==> flow/design.v <==
module ALU (
    input         clk,         
    input         rst,         
    input         i_vld,       
    input  [31:0] i_a,         
    input  [31:0] i_b,         
    input         opcode,      
    output reg [31:0] o_res,   
    output reg    o_res_vld,   
    output reg    overflow     
);
reg         i_vld_stage1;
reg [31:0]  i_a_stage1, i_b_stage1;
reg         opcode_stage1;
always @(posedge clk or posedge rst) begin
    if (rst) begin
        i_vld_stage1  <= 1'b0;
        i_a_stage1    <= 32'b0;
        i_b_stage1    <= 32'b0;
        opcode_stage1 <= 1'b0;
    end else begin
        i_vld_stage1  <= i_vld;
        i_a_stage1    <= i_a;
        i_b_stage1    <= i_b;
        opcode_stage1 <= opcode;
    end
end
reg         opcode_stage2, opcode_stage3, opcode_stage4;
always @(posedge clk or posedge rst) begin
    if (rst) begin
        opcode_stage2 <= 1'b0;
        opcode_stage3 <= 1'b0;
        opcode_stage4 <= 1'b0;
    end else begin
        opcode_stage2 <= opcode_stage1;
        opcode_stage3 <= opcode_stage2;
        opcode_stage4 <= opcode_stage3;
    end
end
wire [31:0] add_res, mul_res;
wire        add_vld, mul_vld;
wire        add_ovf,  mul_ovf;
adder_32bit adder_inst (
    .clk        (clk),
    .rst        (rst),
    .i_vld      (i_vld_stage1),
    .i_a        (i_a_stage1),
    .i_b        (i_b_stage1),
    .o_res      (add_res),
    .o_res_vld  (add_vld),
    .overflow   (add_ovf)
);
multiplier_32bit multiplier_inst (
    .clk        (clk),
    .rst        (rst),
    .i_vld      (i_vld_stage1),
    .i_a        (i_a_stage1),
    .i_b        (i_b_stage1),
    .o_res      (mul_res),
    .o_res_vld  (mul_vld),
    .overflow   (mul_ovf)
);
always @(posedge clk or posedge rst) begin
    if (rst) begin
        o_res     <= 32'b0;
        o_res_vld <= 1'b0;
        overflow  <= 1'b0;
    end else begin
        case (opcode_stage4)
            1'b0: begin   
                o_res     <= add_res;
                o_res_vld <= add_vld;
                overflow  <= add_ovf;
            end
            1'b1: begin   
                o_res     <= mul_res;
                o_res_vld <= mul_vld;
                overflow  <= mul_ovf;
            end
            default: begin
                o_res     <= 32'b0;
                o_res_vld <= 1'b0;
                overflow  <= 1'b0;
            end
        endcase
    end
end
endmodule
module adder_32bit (
    input         clk,
    input         rst,
    input  [31:0] i_a,
    input  [31:0] i_b,
    input         i_vld,
    output reg [31:0] o_res,
    output reg    o_res_vld,
    output reg    overflow
);
wire        sign_a, sign_b;
wire [7:0]  exp_a, exp_b;
wire [23:0] man_a, man_b;   
assign sign_a = i_a[31];
assign sign_b = i_b[31];
assign exp_a  = i_a[30:23];
assign exp_b  = i_b[30:23];
assign man_a = (exp_a == 8'b0) ? {1'b0, i_a[22:0]} : {1'b1, i_a[22:0]};
assign man_b = (exp_b == 8'b0) ? {1'b0, i_b[22:0]} : {1'b1, i_b[22:0]};
wire is_nan_a  = (exp_a == 8'hFF) && (|i_a[22:0]);
wire is_nan_b  = (exp_b == 8'hFF) && (|i_b[22:0]);
wire is_inf_a  = (exp_a == 8'hFF) && (i_a[22:0] == 23'b0);
wire is_inf_b  = (exp_b == 8'hFF) && (i_b[22:0] == 23'b0);
wire is_zero_a = (i_a[30:0] == 31'b0);
wire is_zero_b = (i_b[30:0] == 31'b0);
reg         i_vld_r;
reg         sign_a_r, sign_b_r;
reg  [7:0]  exp_a_r, exp_b_r;
reg  [23:0] man_a_r, man_b_r;
reg         is_nan_a_r, is_nan_b_r;
reg         is_inf_a_r, is_inf_b_r;
reg         is_zero_a_r, is_zero_b_r;
always @(posedge clk or posedge rst) begin
    if (rst) begin
        i_vld_r     <= 1'b0;
        sign_a_r    <= 1'b0; sign_b_r    <= 1'b0;
        exp_a_r     <= 8'b0; exp_b_r     <= 8'b0;
        man_a_r     <= 24'b0; man_b_r    <= 24'b0;
        is_nan_a_r  <= 1'b0; is_nan_b_r  <= 1'b0;
        is_inf_a_r  <= 1'b0; is_inf_b_r  <= 1'b0;
        is_zero_a_r <= 1'b0; is_zero_b_r <= 1'b0;
    end else begin
        i_vld_r     <= i_vld;
        sign_a_r    <= sign_a;    sign_b_r    <= sign_b;
        exp_a_r     <= exp_a;     exp_b_r     <= exp_b;
        man_a_r     <= man_a;     man_b_r     <= man_b;
        is_nan_a_r  <= is_nan_a;  is_nan_b_r  <= is_nan_b;
        is_inf_a_r  <= is_inf_a;  is_inf_b_r  <= is_inf_b;
        is_zero_a_r <= is_zero_a; is_zero_b_r <= is_zero_b;
    end
end
wire [7:0]  exp_diff;
wire [7:0]  shift_amt;
wire [23:0] man_a_aligned, man_b_aligned;
assign exp_diff = (exp_a_r > exp_b_r) ? (exp_a_r - exp_b_r) : (exp_b_r - exp_a_r);
assign shift_amt = (exp_diff > 8'd23) ? 8'd23 : exp_diff;   
assign man_a_aligned = (exp_a_r > exp_b_r) ? man_a_r : (man_a_r >> shift_amt);
assign man_b_aligned = (exp_a_r > exp_b_r) ? (man_b_r >> shift_amt) : man_b_r;
wire [7:0]  exp_larger = (exp_a_r > exp_b_r) ? exp_a_r : exp_b_r;
wire        op_add_sub;   
wire [24:0] sum_raw;      
wire        sign_sum;
assign op_add_sub = sign_a_r ^ sign_b_r;   
assign sum_raw = (sign_a_r == sign_b_r) ? 
                 {1'b0, man_a_aligned} + {1'b0, man_b_aligned} :   
                 (man_a_aligned >= man_b_aligned) ? 
                 {1'b0, man_a_aligned - man_b_aligned} :           
                 {1'b0, man_b_aligned - man_a_aligned};            
assign sign_sum = (sign_a_r == sign_b_r) ? sign_a_r :            
                  (man_a_aligned >= man_b_aligned) ? sign_a_r :  
                  sign_b_r;                                      
wire        add_nan = is_nan_a_r || is_nan_b_r ||
                      ((is_inf_a_r && is_inf_b_r) && (sign_a_r != sign_b_r));
reg         i_vld_r2;
reg [24:0]  sum_raw_r;
reg         sign_sum_r;
reg [7:0]   exp_larger_r;
reg         is_nan_r, is_inf_r, is_zero_r;
always @(posedge clk or posedge rst) begin
    if (rst) begin
        i_vld_r2    <= 1'b0;
        sum_raw_r   <= 25'b0;
        sign_sum_r  <= 1'b0;
        exp_larger_r <= 8'b0;
        is_nan_r    <= 1'b0;
        is_inf_r    <= 1'b0;
        is_zero_r   <= 1'b0;
    end else begin
        i_vld_r2    <= i_vld_r;
        sum_raw_r   <= sum_raw;
        sign_sum_r  <= sign_sum;
        exp_larger_r <= exp_larger;
        is_nan_r    <= add_nan;
        is_inf_r    <= (is_inf_a_r || is_inf_b_r) && !add_nan;
        is_zero_r   <= is_zero_a_r && is_zero_b_r;
    end
end
reg  [23:0] man_norm;
reg  [7:0]  exp_norm;
reg         overflow_norm;
always @(*) begin
    man_norm    = sum_raw_r[23:0];
    exp_norm    = exp_larger_r;
    overflow_norm = 1'b0;
    if (sum_raw_r[24:0] == 25'b0) begin
        man_norm = 24'b0;
        exp_norm = 8'b0;
    end
    else if (~sum_raw_r[24] && ~sum_raw_r[23]) begin   
        if (sum_raw_r[22]) begin
            man_norm = sum_raw_r[23:0] << 1;
            exp_norm = exp_larger_r - 1;
        end else if (sum_raw_r[21]) begin
            man_norm = sum_raw_r[23:0] << 2;
            exp_norm = exp_larger_r - 2;
        end else if (sum_raw_r[20]) begin
            man_norm = sum_raw_r[23:0] << 3;
            exp_norm = exp_larger_r - 3;
        end else if (sum_raw_r[19]) begin
            man_norm = sum_raw_r[23:0] << 4;
            exp_norm = exp_larger_r - 4;
        end else if (sum_raw_r[18]) begin
            man_norm = sum_raw_r[23:0] << 5;
            exp_norm = exp_larger_r - 5;
        end else if (sum_raw_r[17]) begin
            man_norm = sum_raw_r[23:0] << 6;
            exp_norm = exp_larger_r - 6;
        end else begin
            man_norm = sum_raw_r[23:0] << 7;
            exp_norm = exp_larger_r - 7;
        end
    end
    else if (sum_raw_r[24]) begin
        man_norm = sum_raw_r[24:1];
        exp_norm = exp_larger_r + 1;
        overflow_norm = (exp_norm == 8'hFF);   
    end
    if (exp_norm == 8'hFF) overflow_norm = 1'b1;
end
always @(posedge clk or posedge rst) begin
    if (rst) begin
        o_res     <= 32'b0;
        o_res_vld <= 1'b0;
        overflow  <= 1'b0;
    end else if (i_vld_r2) begin
        if (is_nan_r) begin
            o_res <= 32'h7FC0_0000;   
            overflow <= 1'b1;
        end
        else if (is_inf_r) begin
            o_res <= {sign_sum_r, 8'hFF, 23'b0};   
            overflow <= 1'b1;
        end
        else if (is_zero_r) begin
            o_res <= {sign_sum_r, 31'b0};   
            overflow <= 1'b0;
        end
        else if (overflow_norm) begin
            o_res <= {sign_sum_r, 8'hFF, 23'b0};   
            overflow <= 1'b1;
        end
        else begin
            o_res <= {sign_sum_r, exp_norm, man_norm[22:0]};
            overflow <= 1'b0;
        end
        o_res_vld <= 1'b1;
    end else begin
        o_res_vld <= 1'b0;
        o_res     <= 32'b0;
        overflow  <= 1'b0;
    end
end
endmodule
module multiplier_32bit (
    input         clk,
    input         rst,
    input  [31:0] i_a,
    input  [31:0] i_b,
    input         i_vld,
    output reg [31:0] o_res,
    output reg    o_res_vld,
    output reg    overflow
);
wire        sign_a, sign_b;
wire [7:0]  exp_a, exp_b;
wire [23:0] man_a, man_b;
assign sign_a = i_a[31];
assign sign_b = i_b[31];
assign exp_a  = i_a[30:23];
assign exp_b  = i_b[30:23];
assign man_a  = (exp_a == 8'b0) ? {1'b0, i_a[22:0]} : {1'b1, i_a[22:0]};
assign man_b  = (exp_b == 8'b0) ? {1'b0, i_b[22:0]} : {1'b1, i_b[22:0]};
wire is_nan_a  = (exp_a == 8'hFF) && (|i_a[22:0]);
wire is_nan_b  = (exp_b == 8'hFF) && (|i_b[22:0]);
wire is_inf_a  = (exp_a == 8'hFF) && (i_a[22:0] == 23'b0);
wire is_inf_b  = (exp_b == 8'hFF) && (i_b[22:0] == 23'b0);
wire is_zero_a = (i_a[30:0] == 31'b0);
wire is_zero_b = (i_b[30:0] == 31'b0);
reg         i_vld_r;
reg         sign_a_r, sign_b_r;
reg  [7:0]  exp_a_r, exp_b_r;
reg  [23:0] man_a_r, man_b_r;
reg         is_nan_a_r, is_nan_b_r;
reg         is_inf_a_r, is_inf_b_r;
reg         is_zero_a_r, is_zero_b_r;
always @(posedge clk or posedge rst) begin
    if (rst) begin
        i_vld_r     <= 1'b0;
        sign_a_r    <= 1'b0; sign_b_r    <= 1'b0;
        exp_a_r     <= 8'b0; exp_b_r     <= 8'b0;
        man_a_r     <= 24'b0; man_b_r    <= 24'b0;
        is_nan_a_r  <= 1'b0; is_nan_b_r  <= 1'b0;
        is_inf_a_r  <= 1'b0; is_inf_b_r  <= 1'b0;
        is_zero_a_r <= 1'b0; is_zero_b_r <= 1'b0;
    end else begin
        i_vld_r     <= i_vld;
        sign_a_r    <= sign_a;    sign_b_r    <= sign_b;
        exp_a_r     <= exp_a;     exp_b_r     <= exp_b;
        man_a_r     <= man_a;     man_b_r     <= man_b;
        is_nan_a_r  <= is_nan_a;  is_nan_b_r  <= is_nan_b;
        is_inf_a_r  <= is_inf_a;  is_inf_b_r  <= is_inf_b;
        is_zero_a_r <= is_zero_a; is_zero_b_r <= is_zero_b;
    end
end
wire [47:0] product_raw;   
wire        sign_res;
wire [7:0]  exp_raw;
wire [7:0]  exp_calc;
wire        overflow_calc;
wire [23:0] man_rounded;
wire [22:0] man_final;
assign sign_res = sign_a_r ^ sign_b_r;   
assign product_raw = man_a_r * man_b_r;  
assign exp_raw = exp_a_r + exp_b_r - 8'd127;
wire product_msb = product_raw[47];   
wire [47:0] product_shifted = product_msb ? product_raw >> 1 : product_raw;
assign exp_calc = product_msb ? exp_raw + 1 : exp_raw;
wire guard_bit    = product_shifted[23];
wire sticky_bit   = |product_shifted[22:0];
wire round_up     = guard_bit && (sticky_bit || product_shifted[24]);
assign man_rounded = product_shifted[47:24] + round_up;
wire carry_round = man_rounded[23];   
assign man_final = carry_round ? man_rounded[23:1] : man_rounded[22:0];
wire [7:0] exp_final = carry_round ? exp_calc + 1 : exp_calc;
assign overflow_calc = (exp_final == 8'hFF) || (exp_raw > 8'd254);
wire        mul_nan = is_nan_a_r || is_nan_b_r ||
                      ((is_inf_a_r && is_zero_b_r) || (is_zero_a_r && is_inf_b_r));
reg         i_vld_r2;
reg         sign_res_r;
reg [7:0]   exp_final_r;
reg [22:0]  man_final_r;
reg         overflow_calc_r;
reg         is_nan_r, is_inf_r, is_zero_r;
always @(posedge clk or posedge rst) begin
    if (rst) begin
        i_vld_r2        <= 1'b0;
        sign_res_r      <= 1'b0;
        exp_final_r     <= 8'b0;
        man_final_r     <= 23'b0;
        overflow_calc_r <= 1'b0;
        is_nan_r        <= 1'b0;
        is_inf_r        <= 1'b0;
        is_zero_r       <= 1'b0;
    end else begin
        i_vld_r2        <= i_vld_r;
        sign_res_r      <= sign_res;
        exp_final_r     <= exp_final;
        man_final_r     <= man_final;
        overflow_calc_r <= overflow_calc;
        is_nan_r        <= mul_nan;
        is_inf_r        <= (is_inf_a_r || is_inf_b_r) && !mul_nan;
        is_zero_r       <= is_zero_a_r || is_zero_b_r;
    end
end
always @(posedge clk or posedge rst) begin
    if (rst) begin
        o_res     <= 32'b0;
        o_res_vld <= 1'b0;
        overflow  <= 1'b0;
    end else if (i_vld_r2) begin
        if (is_nan_r) begin
            o_res <= 32'h7FC0_0000;   
            overflow <= 1'b1;
        end
        else if (is_inf_r) begin
            o_res <= {sign_res_r, 8'hFF, 23'b0};   
            overflow <= 1'b1;
        end
        else if (is_zero_r) begin
            o_res <= {sign_res_r, 31'b0};   
            overflow <= 1'b0;
        end
        else if (overflow_calc_r) begin
            o_res <= {sign_res_r, 8'hFF, 23'b0};   
            overflow <= 1'b1;
        end
        else begin
            o_res <= {sign_res_r, exp_final_r, man_final_r};
            overflow <= 1'b0;
        end
        o_res_vld <= 1'b1;
    end else begin
        o_res_vld <= 1'b0;
        o_res     <= 32'b0;
        overflow  <= 1'b0;
    end
end
endmodule
; ---- Step by step through the tools: ALU
; Each step is given for the RTL above and for the edited RTL.
; Lines under "before" count in the file above, lines under "after" in the edited file.
; "delta": "after" minus "before" as printed here.
; Cell names lack the library's common part.
; The mark -- stands for no value.
[design]
design = ALU
clock_port = clk
cell_library = sky130hd
corner = tt_025C_1v80

; ---- Edit of the RTL
; The edit as a unified diff against the file above.
; This change comes from a script, not from a designer. The edited design behaves differently; no optimisation was intended.
; begin of diff
@@ -17,13 +17,12 @@
         i_vld_stage1  <= 1'b0;
         i_a_stage1    <= 32'b0;
-        i_b_stage1    <= 32'b0;
         opcode_stage1 <= 1'b0;
     end else begin
         i_vld_stage1  <= i_vld;
         i_a_stage1    <= i_a;
-        i_b_stage1    <= i_b;
         opcode_stage1 <= opcode;
     end
 end
+always @(*) i_b_stage1 = i_b;
 reg         opcode_stage2, opcode_stage3, opcode_stage4;
 always @(posedge clk or posedge rst) begin
; end of diff

; ---- Word-level counts
; Yosys after proc, flatten, opt, wreduce and memory -nomap, before mapping. Enables and synchronous resets that opt folds into registers are not counted as muxes. Memory bits, and registers merged into a memory's read port (data or address), are not among the register bits. Print and check cells are not counted. Equal cells are merged and count once.
[word_totals]
columns = element, before, after, delta
row1 = in_bits, 68, 68, 0
row2 = wordCells, 171, 170, -1
row3 = out_inout_bits, 34, 34, 0
row4 = ff_bits, 317, 285, -32
[op_classes]
columns = element, before, after, delta
row1 = mux, 60, 60, 0
row2 = bitwise, 4, 4, 0
row3 = n_cmp, 4, 4, 0
row4 = n_mul, 1, 1, 0
row5 = eq_ne, 7, 7, 0
row6 = addsub, 18, 18, 0
row7 = n_shift, 2, 2, 0
row8 = reduce_logical, 33, 33, 0
[op_table]
columns = operator, before, after, delta
row1 = 1-bit two-way mux, 17, 17, 0
row2 = 8-bit two-way mux, 14, 14, 0
row3 = 1-bit logical AND, 13, 13, 0
row4 = 23-bit two-way mux, 10, 10, 0
row5 = 1-bit logical OR, 8, 8, 0
row6 = 31-bit two-way mux, 6, 6, 0
row7 = 8-bit == test with constant B, 5, 5, 0
row8 = 24-bit two-way mux, 5, 5, 0
row9 = 32-bit two-way mux, 4, 4, 0
row10 = 8-bit by 3-bit subtractor with 8-bit output with constant B, 4, 4, 0
row11 = 8-bit by 1-bit adder with 8-bit output with constant B, 3, 3, 0
row12 = 1-bit inverter, 3, 3, 0
row13 = 23-bit OR reduction, 3, 3, 0
row14 = 1-bit logical NOT, 2, 2, 0
row15 = 23-bit logical NOT, 2, 2, 0
row16 = 31-bit logical NOT, 2, 2, 0
row17 = 8-bit logical NOT, 2, 2, 0
row18 = 24-bit by 8-bit right shift with 24-bit output, 2, 2, 0
row19 = 24-bit subtractor, 2, 2, 0
row20 = 8-bit by 2-bit subtractor with 8-bit output with constant B, 2, 2, 0
row21 = 8-bit subtractor, 2, 2, 0
row22 = 24-bit by 1-bit adder with 24-bit output, 1, 1, 0
row23 = 24-bit by 24-bit adder with 25-bit output, 1, 1, 0
row24 = 8-bit adder, 1, 1, 0
row25 = 1-bit == test, 1, 1, 0
row26 = 24-bit greater-or-equal comparator, 1, 1, 0
row27 = 8-bit by 5-bit greater-than comparator with 1-bit output with constant B, 1, 1, 0
row28 = 8-bit greater-than comparator, 1, 1, 0
; Not every row of either side is listed.

; ---- Longest topological paths
; Depth = most cells in a row (Yosys ltp): at word level without a register or memory, in the mapped netlist without a sequential cell, where the memories' decode and read muxes count.
[depth]
columns = element, before, after, delta
row1 = depth_word, 16, 16, 0
row2 = abc_area, 0, 0, --
row3 = depth_mapped, 38, 41, 3

; ---- Mapped cells and area
; The flow's flattened synthesis, as Yosys stat reports it; memories are mapped. The netlist is that of the ABC_AREA named above (0 if unset); the other value can give another one.
[mapped]
columns = element, before, after, delta
row1 = n_buf, 275, 263, -12
row2 = area_um2, 39505.4, 38769.7, -735.7
row3 = seqArea_um2, 7932.6, 7131.8, -800.8
row4 = cells, 4469, 4480, 11
row5 = ffs, 317, 285, -32
[by_type]
columns = cell_type, before, after, delta
row1 = a21oi_1, 209, 256, 47
row2 = a211oi_1, 75, 40, -35
row3 = nor3_1, 48, 83, 35
row4 = o21ai_0, 177, 144, -33
row5 = dfrtp_1, 317, 285, -32
row6 = nor2_1, 217, 245, 28
row7 = mux2i_1, 74, 99, 25
row8 = and2_1, 318, 337, 19
row9 = o21a_1, 15, 33, 18
row10 = buf_2, 26, 9, -17
row11 = a22oi_1, 41, 26, -15
row12 = o21bai_1, 26, 39, 13
row13 = clkbuf_1, 235, 223, -12
row14 = nand4_1, 25, 37, 12
row15 = nand2b_1, 22, 12, -10
row16 = xnor2_1, 83, 75, -8
row17 = o211ai_1, 36, 28, -8
row18 = nor2b_1, 24, 16, -8
; Not every row of either side is listed.
; By module: a second synthesis without flattening, with its own total; a netlist apart from the flattened one above.
[hier_totals]
columns = element, before, after, delta
row1 = hier_cells, 4636, 4650, 14
row2 = hier_area_um2, 42240.5, 41637.4, -603.1
; Rows give one instance, submodules left out.
[by_module_before]
columns = mod, mod_area_um2, instances, cells
row1 = multiplier_32bit, 25737.2, 1, 2795
row2 = adder_32bit, 13355.3, 1, 1699
row3 = ALU, 3148.0, 1, 142
[by_module_after]
columns = mod, mod_area_um2, instances, cells
row1 = multiplier_32bit, 25934.9, 1, 2841
row2 = adder_32bit, 13355.3, 1, 1699
row3 = ALU, 2347.3, 1, 110

; ---- Timing after synthesis
; Source: OpenSTA report_checks on the synthesized netlist (no wires, ideal clock, input and output delay 20% of the period each), path of least setup slack; recovery checks are left aside. Register names are those of the netlist, which keeps one name where synthesis merged equal registers.
[synth_path]
columns = element, before, after, delta
row1 = path_kind, register to register, register to register, --
row2 = startpoint, register (no name shown), register (no name shown), --
row3 = endpoint, register multiplier_inst.man_final_r[17], register multiplier_inst.man_final_r[21], --
row4 = slack_ns, 0.058, -0.417, -0.475
row5 = period_ns, 9.0, 9.0, 0.0
row6 = arrival_ns, 8.804, 9.295, 0.491
row7 = path_stages, 37, 39, 2
row8 = required_ns, 8.862, 8.878, 0.016
row9 = n_path_buf, 6, 4, -2
row10 = path_delay_ns, 8.942, 9.417, 0.475
row11 = period_less_setup_slack_ns, 8.942, 9.417, 0.475
; "path_delay_ns" is the arrival time less input delay plus setup time.
; "path_stages" counts driving pins, that of a launching flip-flop among them; a cell with two outputs on the path counts twice.
; "period_less_setup_slack_ns" is the clock period less the worst setup slack; recovery checks do not enter. This is arithmetic on one report: input and output delays are still those of the set period (20% each).
; Between the ends stands the longest chain of elaborated cells between them, by number of cells; it is not shown to be the way that was timed. Of several equally long chains one is given.
; A line is the first line of the expression or statement that the cell stems from. Yosys adds cells for indexed reads and writes and turns some case tables into memories.
[synth_via_before]
cell_sequence = dfrtp_1 -> clkbuf_1 -> clkbuf_1 -> nand2_1 -> fa_1 -> inv_1 -> fa_1 -> inv_1 -> fa_1 -> fa_1 -> inv_1 -> fa_1 -> fa_1 -> inv_1 -> fa_1 -> inv_1 -> ha_1 -> buf_2 -> and3_1 -> and2_1 -> and3_1 -> o2111a_1 -> nor4_4 -> nor3_1 -> o21ai_2 -> clkbuf_1 -> clkbuf_1 -> buf_1 -> nor2_1 -> a21oi_1 -> ha_1 -> o2111a_1 -> o2111ai_1 -> nor4b_1 -> o32ai_1 -> nand2_1 -> o211ai_1
elab_chain_cells = 7
[synth_rtl_before]
columns = element, line
row1 = 24-bit by 24-bit multiplier with 48-bit output, 321
row2 = 47-bit two-way mux, 324
row3 = 23-bit OR reduction, 327
row4 = 1-bit logical OR, 328
row5 = 1-bit logical AND, 328
row6 = 24-bit by 1-bit adder with 24-bit output, 329
row7 = 23-bit two-way mux, 331  ; assign man_final = carry_round ? man_rounded[23:1] : man_rounded[22:0];
row8 = end: assignment, 347  ; man_final_r     <= 23'b0;
row9 = end: assignment, 356  ; man_final_r     <= man_final;
row10 = end: declaration, 339  ; reg [22:0]  man_final_r;
[synth_via_after]
cell_sequence = dfrtp_1 -> clkbuf_1 -> clkbuf_1 -> nand2_1 -> fa_1 -> inv_1 -> fa_1 -> inv_1 -> fa_1 -> inv_1 -> fa_1 -> inv_1 -> fa_1 -> inv_1 -> fa_1 -> inv_1 -> fa_1 -> inv_1 -> [... 3 more ...] -> o41ai_4 -> o2111ai_2 -> a21o_1 -> nand2_1 -> buf_2 -> buf_1 -> and2_1 -> nor2_1 -> nor2_1 -> ha_1 -> inv_1 -> nor3_1 -> nand4_1 -> nor4b_4 -> nand4_1 -> and2_2 -> or4_1 -> o2111a_1
elab_chain_cells = 7
[synth_rtl_after]
columns = element, line
row1 = 24-bit by 24-bit multiplier with 48-bit output, 320
row2 = 47-bit two-way mux, 323
row3 = 23-bit OR reduction, 326
row4 = 1-bit logical OR, 327
row5 = 1-bit logical AND, 327
row6 = 24-bit by 1-bit adder with 24-bit output, 328
row7 = 23-bit two-way mux, 330  ; assign man_final = carry_round ? man_rounded[23:1] : man_rounded[22:0];
row8 = end: assignment, 346  ; man_final_r     <= 23'b0;
row9 = end: assignment, 355  ; man_final_r     <= man_final;
row10 = end: declaration, 338  ; reg [22:0]  man_final_r;

; ---- Worst path after layout
; From the final timing report of each run of set A: the path of least setup slack in the routed layout; clock arrival at registers is part of the times.
[layout_path]
columns = element, before, after, delta
row1 = path_kind, register to register, register to register, --
row2 = startpoint, register (no name shown), register (no name shown), --
row3 = endpoint, register adder_inst.sum_raw_r[10], register multiplier_inst.man_final_r[21], --
row4 = required_ns, 9.24, 9.30, 0.06
row5 = slack_ns, 0.30, 0.13, -0.17
row6 = path_stages, 29, 41, 12
row7 = arrival_ns, 8.94, 9.16, 0.22
row8 = n_path_buf, 4, 5, 1
row9 = period_ns, 8.8, 8.8, 0.0
; Between the ends stands the longest chain of elaborated cells between them, by number of cells; it is not shown to be the way that was timed. Of several equally long chains one is given.
[layout_via_before]
cell_sequence = dfrtp_1 -> inv_1 -> ha_1 -> inv_1 -> fa_1 -> a21o_1 -> a21oi_1 -> o21ai_1 -> a21oi_4 -> mux2_1 -> o221ai_4 -> xor2_4 -> buf_6 -> or3_1 -> buf_4 -> or4_1 -> o211ai_1 -> mux2_2 -> ha_1 -> or4_1 -> nor2_1 -> o211ai_1 -> a21oi_4 -> buf_4 -> buf_4 -> nor3_1 -> a311oi_1 -> a31oi_1 -> xnor2_1
elab_chain_cells = 9
[layout_rtl_before]
columns = element, line
row1 = 8-bit subtractor, 143  ; assign exp_diff = (exp_a_r > exp_b_r) ? (exp_a_r - exp_b_r) : (exp_b_r - exp_a_r);
row2 = 8-bit two-way mux, 143
row3 = 8-bit by 5-bit greater-than comparator with 1-bit output, 144  ; assign shift_amt = (exp_diff > 8'd23) ? 8'd23 : exp_diff;
row4 = 8-bit two-way mux, 144
row5 = 24-bit by 8-bit right shift with 24-bit output, 146  ; assign man_b_aligned = (exp_a_r > exp_b_r) ? (man_b_r >> shift_amt) : man_b_r;
row6 = 24-bit two-way mux, 146
row7 = 24-bit subtractor, 156  ; {1'b0, man_b_aligned - man_a_aligned};
row8 = 24-bit two-way mux, 154  ; (man_a_aligned >= man_b_aligned) ?
row9 = 25-bit two-way mux, 152  ; assign sum_raw = (sign_a_r == sign_b_r) ?
row10 = end: assignment, 170  ; sum_raw_r   <= 25'b0;
row11 = end: assignment, 178  ; sum_raw_r   <= sum_raw;
row12 = end: declaration, 163  ; reg [24:0]  sum_raw_r;
[layout_via_after]
cell_sequence = dfrtp_2 -> buf_12 -> nand2_4 -> fa_1 -> inv_2 -> fa_1 -> inv_2 -> fa_1 -> inv_2 -> fa_1 -> inv_2 -> fa_1 -> inv_1 -> fa_1 -> inv_2 -> fa_1 -> inv_2 -> ha_4 -> [... 5 more ...] -> buf_4 -> nand3_2 -> o2111ai_4 -> buf_6 -> nand3_2 -> nand2_2 -> and2_4 -> nor2_1 -> nor2_1 -> ha_2 -> inv_2 -> nor3_4 -> nand4_1 -> nor4b_4 -> nand4_1 -> and2_4 -> or4_4 -> o2111a_1
elab_chain_cells = 7
[layout_rtl_after]
columns = element, line
row1 = 24-bit by 24-bit multiplier with 48-bit output, 320
row2 = 47-bit two-way mux, 323
row3 = 23-bit OR reduction, 326
row4 = 1-bit logical OR, 327
row5 = 1-bit logical AND, 327
row6 = 24-bit by 1-bit adder with 24-bit output, 328
row7 = 23-bit two-way mux, 330  ; assign man_final = carry_round ? man_rounded[23:1] : man_rounded[22:0];
row8 = end: assignment, 346  ; man_final_r     <= 23'b0;
row9 = end: assignment, 355  ; man_final_r     <= man_final;
row10 = end: declaration, 338  ; reg [22:0]  man_final_r;

; ---- Measured runs
; Both versions went through the flow (Yosys, OpenROAD) with the same settings in each pair. Constraints: input delay and output delay 20% of the set period each, output load 0.01 pF.
[settings_set_A]
CORE_UTILIZATION = 40
PLACE_DENSITY = 0.6
period_ns = 8.8
CAP_MARGIN = 20
CORE_MARGIN = 2
SLEW_MARGIN = 20
[measured_set_A]
columns = element, before, after, delta
row1 = die_area_um2, 101293.0, 99429.9, -1863.1
row2 = setupTns_ns, 0.000, 0.000, 0.000
row3 = ws_setup_ns, 0.299, 0.134, -0.165
row4 = synth_area_um2, 39505.4, 38769.7, -735.7
row5 = util_pct, 45.1, 45.6, 0.5
[settings_set_B]
CAP_MARGIN = 0
CELL_PAD_IN_SITES_DETAIL_PLACEMENT = 2
CORE_ASPECT_RATIO = 1.1
CORE_UTILIZATION = 25
CTS_CLUSTER_DIAMETER = 76
CTS_CLUSTER_SIZE = 61
GPL_ROUTABILITY_DRIVEN = 1
GPL_TIMING_DRIVEN = 1
HOLD_SLACK_MARGIN = -0.06
MIN_ROUTING_LAYER = met2
PLACE_DENSITY_LB_ADDON = 0.26
SETUP_SLACK_MARGIN = 0.56
period_ns = 15.6
CORE_MARGIN = 2
SLEW_MARGIN = 20
[measured_set_B]
columns = element, before, after, delta
row1 = die_area_um2, 161221.0, 158249.0, -2972.0
row2 = setupTns_ns, 0.000, 0.000, 0.000
row3 = ws_setup_ns, 5.319, 4.883, -0.436
row4 = synth_area_um2, 39505.4, 38769.7, -735.7
row5 = util_pct, 27.7, 27.7, 0.0
